==> flow/design.v <==
module ALU_STAGE (
  input clock_in,
  input [31:0] a_in,
  input [31:0] b_in,
  input [3:0] uop_in,
  output [31:0] result_out
);
reg [31:0] a_q;
reg [31:0] b_q;
reg [3:0] uop_q;
reg [31:0] result_q;
wire [31:0] alu_result;
ALU #(.DATA_WIDTH(32)) alu0 (
  .a_data_in(a_q),
  .b_data_in(b_q),
  .uop_in(uop_q),
  .result_out(alu_result)
);
always @(posedge clock_in) begin
  a_q <= a_in;
  b_q <= b_in;
  uop_q <= uop_in;
  result_q <= alu_result;
end
assign result_out = result_q;
endmodule

module ALU
  #(parameter DATA_WIDTH = 32)(
    input [DATA_WIDTH-1:0]  a_data_in,  
    input [DATA_WIDTH-1:0]  b_data_in,  
    input [3:0]             uop_in,
    output reg [DATA_WIDTH-1:0] result_out
);
always@(*) begin
  case(uop_in)
    4'b0000: result_out = a_data_in + b_data_in;
    4'b0001: result_out = a_data_in - b_data_in;
    4'b0010: result_out = a_data_in|b_data_in;
    4'b0011: result_out = a_data_in&b_data_in;
    4'b0100: result_out = a_data_in^b_data_in;
    4'b1000: result_out = a_data_in;
    4'b1001: result_out = b_data_in;
    4'b1010: result_out = ($signed(a_data_in)<$signed(b_data_in))?32'd1:32'd0;
    4'b1011: result_out = (a_data_in<b_data_in)?32'd1:32'd0;
    4'b1101: result_out = $signed(a_data_in) >>> b_data_in[4:0];
    4'b1110: result_out = a_data_in >> b_data_in[4:0];
    4'b1111: result_out = a_data_in << b_data_in[4:0];
    default: result_out = 32'h00000000;
  endcase
end
endmodule
# From RTL to reports: ALU_STAGE
# Module ALU_STAGE before and after one edit of its RTL, step after step.
# Lines under "before" count in the file above, lines under "after" in the edited file.
# "delta": "after" minus "before" as printed here. "rel_change_pct": 100 x difference / "before".
# Operators: Yosys type, input widths -> output width; for muxes data width and select width s.
# Cell names lack the library's common part.
# A cell with -- has no value.
# inputs
top_module,ALU_STAGE
clk_port,clock_in
lib,sky130hd
lib_corner,tt_025C_1v80

# Diff
# The edit as a unified diff against the file above.
# The edit is scripted: it alters the design's behaviour and was not made to optimise anything.
# begin of diff
@@ -11,5 +11,5 @@
 reg [31:0] result_q;
 wire [31:0] alu_result;
-ALU #(.DATA_WIDTH(32)) alu0 (
+ALU #(.DATA_WIDTH(48)) alu0 (
   .a_data_in(a_q),
   .b_data_in(b_q),
@@ -25,5 +25,4 @@
 assign result_out = result_q;
 endmodule
-
 module ALU
   #(parameter DATA_WIDTH = 32)(
# end of diff

# Elaborated design
# Counts by Yosys on the flattened word-level netlist (proc, flatten, opt, wreduce; memories kept). Register bits leave out memories and registers merged into their read ports (data or address); mux counts leave out enables and synchronous resets folded into registers. Print and check cells are left out.
# bits
item,before,after,delta,rel_change_pct
register_bits,100,100,0,0.00
out_inout_bits,32,32,0,0.00
inputBits,69,69,0,0.00
word_cells,29,29,0,0.00
# op_classes
item,before,after,delta,rel_change_pct
compare,2,2,0,0.00
n_shift,3,3,0,0.00
mux,3,3,0,0.00
n_logic,3,3,0,0.00
n_eq,11,11,0,0.00
add_sub_neg,2,2,0,0.00
reduce_logical,1,1,0,0.00
# ops
op,before,after,delta,rel_change_pct
$sshr 32x5->32,1,0,-1,-100.00
$sshr 33x5->32,0,1,1,--
$eq 4x4->1 const B,7,7,0,0.00
$eq 4x2->1 const B,2,2,0,0.00
$lt 32x32->1,2,2,0,0.00
$mux 1,2,2,0,0.00
$add 32x32->32,1,1,0,0.00
$and 32x32->32,1,1,0,0.00
$eq 4x1->1 const B,1,1,0,0.00
$eq 4x3->1 const B,1,1,0,0.00
$logic_not 4->1,1,1,0,0.00
$or 32x32->32,1,1,0,0.00
$pmux 32 s12,1,1,0,0.00
$shl 32x5->32,1,1,0,0.00
$shr 32x5->32,1,1,0,0.00
$sub 32x32->32,1,1,0,0.00
$xor 32x32->32,1,1,0,0.00

# Longest topological paths
# Yosys ltp: most cells in a row. Word level: on the elaborated netlist, between registers, memories and ports. Mapped: between sequential cells and ports; inverters and the memories' decode and read muxes count.
# logic_depth
item,before,after,delta,rel_change_pct
ltp_word,3,3,0,0.00
ABC_AREA,0,0,--,--
ltp_mapped,16,15,-1,-6.25
depth_no_buf,13,12,-1,-7.69

# After synthesis
# Source: synth_stat.txt of the flow (Yosys; design flattened, memories mapped). It holds for the ABC_AREA given above (unset counts as 0); a run with the other value may have another netlist.
# by_type
cell_type,before,after,delta,rel_change_pct
nor2_1,177,139,-38,-21.47
o21ai_0,131,104,-27,-20.61
a21oi_1,111,87,-24,-21.62
a221o_1,4,22,18,450.00
o211ai_1,15,29,14,93.33
a221oi_1,26,38,12,46.15
mux4_2,43,32,-11,-25.58
mux2i_1,38,49,11,28.95
a22oi_1,31,21,-10,-32.26
nand3_1,26,16,-10,-38.46
o22ai_1,11,19,8,72.73
a222oi_1,8,0,-8,-100.00
nor3_1,29,22,-7,-24.14
o31ai_1,7,14,7,100.00
o221a_2,1,8,7,700.00
a22o_1,7,1,-6,-85.71
inv_1,86,91,5,5.81
buf_1,13,8,-5,-38.46
# The list need not be complete.
# synth_totals
item,before,after,delta,rel_change_pct
buffers,105,108,3,2.86
mapped_area_um2,10816.6,10595.2,-221.4,-2.05
seqArea_um2,2001.9,2001.9,0.0,0.00
mapped_cells,1425,1365,-60,-4.21
flip_flops,100,100,0,0.00
# By module: a second synthesis without flattening, with its own total; a netlist apart from the flattened one above.
# hier_totals
item,before,after,delta,rel_change_pct
hier_cells,1354,2234,880,64.99
hier_area_um2,10759.1,15630.0,4870.9,45.27
# Rows give one instance, submodules left out.
# modules_before
module,mod_seq_area_um2,mod_area_um2,n_cells,instances
ALU #(DATA_WIDTH=32),0.0,8757.1,1254,1
ALU_STAGE,2001.9,2001.9,100,1
# modules_after
module,mod_seq_area_um2,mod_area_um2,n_cells,instances
ALU #(DATA_WIDTH=48),0.0,13624.3,2133,1
ALU_STAGE,2001.9,2005.7,101,1

# Path before layout
# Source: OpenSTA report_checks on the synthesized netlist (no wires, ideal clock, input and output delay 20% of the period each), path of least setup slack; recovery checks are left aside. Register names are those of the netlist, which keeps one name where synthesis merged equal registers.
# synth_path
item,before,after,delta,rel_change_pct
path_type,reg2reg,reg2reg,--,--
from,register b_q[2],register b_q[2],--,--
to,register result_q[26],register result_q[24],--,--
path_delay_ns,4.366,3.835,-0.531,-12.16
launch_ns,0.000,0.000,0.000,--
path_stages,17,16,-1,-5.88
clock_period_ns,4.0,4.0,0.0,0.00
arrival_ns,4.246,3.713,-0.533,-12.55
n_path_buf,4,4,0,0.00
setup_time_ns,0.120,0.122,0.002,--
setup_slack_ns,-0.366,0.165,0.531,--
t_required_ns,3.880,3.878,-0.002,-0.05
period_less_setup_slack_ns,4.366,3.835,-0.531,-12.16
# "path_delay_ns" = arrival - input delay + setup time.
# "path_stages" counts driving pins, that of a launching flip-flop among them; a cell with two outputs on the path counts twice.
# "period_less_setup_slack_ns" = period - worst setup slack (recovery checks aside). The figure is calculated, with input and output delays left at 20% of the set period.
# The rows between start and end are the longest chain of elaborated cells between them; the timing report does not say that the signal goes this way. Where chains are equally long, one stands for them.
# Each line given opens the expression or statement behind the cell; cells for indexed reads and writes are added by Yosys, which also makes memories of some case tables.
# synth_between_before
cell_sequence,dfxtp_1 > clkbuf_1 > inv_2 > buf_1 > clkbuf_1 > buf_1 > ha_1 > a21o_1 > a221oi_4 > a21oi_2 > a311o_1 > a31oi_4 > o221ai_2 > o21ai_2 > o41ai_1 > a221o_1 > a211o_1
elab_chain_cells,2
cone_cells,6
cone_lines,6
classes_between,add/sub (2); shift (3); mux (1)
# synth_rtl_before
item,line,source
start: declaration,9,reg [31:0] b_q;
start: assignment,21,b_q <= b_in;
$sub 32x32->32,38,4'b0001: result_out = a_data_in - b_data_in;
$pmux 32 s12,36,case(uop_in)
end: assignment,23,result_q <= alu_result;
end: declaration,11,reg [31:0] result_q;
# synth_between_after
cell_sequence,dfxtp_1 > buf_2 > clkinv_1 > clkbuf_1 > clkbuf_1 > buf_2 > ha_1 > o21bai_1 > a211oi_1 > o211a_1 > o41ai_2 > a21oi_1 > o21bai_4 > a311oi_2 > a221o_1 > a221o_1
elab_chain_cells,2
cone_cells,6
cone_lines,6
classes_between,add/sub (2); shift (3); mux (1)
# synth_rtl_after
item,line,source
start: declaration,9,reg [31:0] b_q;
start: assignment,21,b_q <= b_in;
$sub 32x32->32,37,4'b0001: result_out = a_data_in - b_data_in;
$pmux 32 s12,35,case(uop_in)
end: assignment,23,result_q <= alu_result;
end: declaration,11,reg [31:0] result_q;

# Timing after layout
# Path of least setup slack in the final report of each run of set A (OpenROAD, finished layout, wires in). Where an end is a register, its clock arrival counts in the times.
# layout_path
item,before,after,delta,rel_change_pct
path_type,reg2reg,reg2reg,--,--
from,register a_q[0],register a_q[8],--,--
to,register result_q[26],register result_q[31],--,--
path_stages,13,12,-1,-7.69
launch_ns,0.35,0.37,0.02,5.71
t_required_ns,3.95,3.94,-0.01,-0.25
arrival_ns,3.80,3.85,0.05,1.32
n_path_buf,0,1,1,--
setup_slack_ns,0.15,0.09,-0.06,--
clock_period_ns,3.7,3.7,0.0,0.00
setup_time_ns,0.10,0.12,0.02,--
# layout_between_before
cell_sequence,dfxtp_1 > ha_1 > fa_1 > a21o_1 > a221oi_4 > a21oi_2 > a311o_1 > a31oi_4 > o221ai_2 > o21ai_2 > o41ai_1 > a221o_1 > a211o_1
# layout_rtl_before
item,line,source
start: declaration,8,reg [31:0] a_q;
start: assignment,20,a_q <= a_in;
end: assignment,23,result_q <= alu_result;
end: declaration,11,reg [31:0] result_q;
# before: Chain of elaborated cells between the ends: none given.
# layout_between_after
cell_sequence,dfxtp_2 > inv_1 > ha_1 > nor4_4 > o21ai_0 > a41oi_2 > buf_4 > a211oi_4 > o211ai_1 > a41oi_1 > a2111oi_1 > o21ai_1
# layout_rtl_after
item,line,source
start: declaration,8,reg [31:0] a_q;
start: assignment,20,a_q <= a_in;
end: assignment,23,result_q <= alu_result;
end: declaration,11,reg [31:0] result_q;
# after: Chain of elaborated cells between the ends: none given.

# Layout results
# Runs of the flow (Yosys, OpenROAD) on both versions; the two runs of a pair have the same settings. The constraints put input and output delay at 20% of the set period each and load the outputs with 0.01 pF.
# flow_settings_set_A
period_ns,3.7
CAP_MARGIN,20
CORE_MARGIN,2
CORE_UTILIZATION,40
SLEW_MARGIN,20
# measured_set_A
item,before,after,delta,rel_change_pct
achieved_clock_period_ns,3.549,3.614,0.065,1.83
finish.stdcell_area_um2,12797.3,12568.3,-229.0,-1.79
fin_util_frac,0.479,0.482,0.003,--
setup_worst_slack_ns,0.151,0.086,-0.065,--
total_die_area_um2,28373.7,27805.6,-568.1,-2.00
yosys_chip_area_um2,10816.6,10595.2,-221.4,-2.05
final_power_mw,3.891,3.886,-0.005,-0.13
hold_ws_ns,0.580,0.677,0.097,--
setup_tns_ns,0.000,0.000,0.000,--
# flow_settings_set_B
ABC_AREA,1
CAP_MARGIN,35
CORE_UTILIZATION,44
MIN_ROUTING_LAYER,met1
SETUP_SLACK_MARGIN,0.12
TNS_END_PERCENT,45
period_ns,2.14
CORE_MARGIN,2
SLEW_MARGIN,20
# measured_set_B
item,before,after,delta,rel_change_pct
achieved_clock_period_ns,2.118,2.115,-0.003,-0.14
finish.stdcell_area_um2,17829.6,16214.3,-1615.3,-9.06
fin_util_frac,0.625,0.6,-0.025,--
setup_worst_slack_ns,0.022,0.025,0.003,--
total_die_area_um2,30142.2,28935.7,-1206.5,-4.00
yosys_chip_area_um2,12658.4,12140.4,-518.0,-4.09
final_power_mw,7.922,7.574,-0.348,-4.39
hold_ws_ns,0.466,0.469,0.003,--
setup_tns_ns,0.000,0.000,0.000,--
# By "achieved_clock_period_ns" is meant the clock period of the run minus its worst setup slack. This is arithmetic on one report: input and output delays are still those of the set period (20% each).
# "final_power_mw" rests on the timing tool's default activity at the inputs, not on a simulated workload.
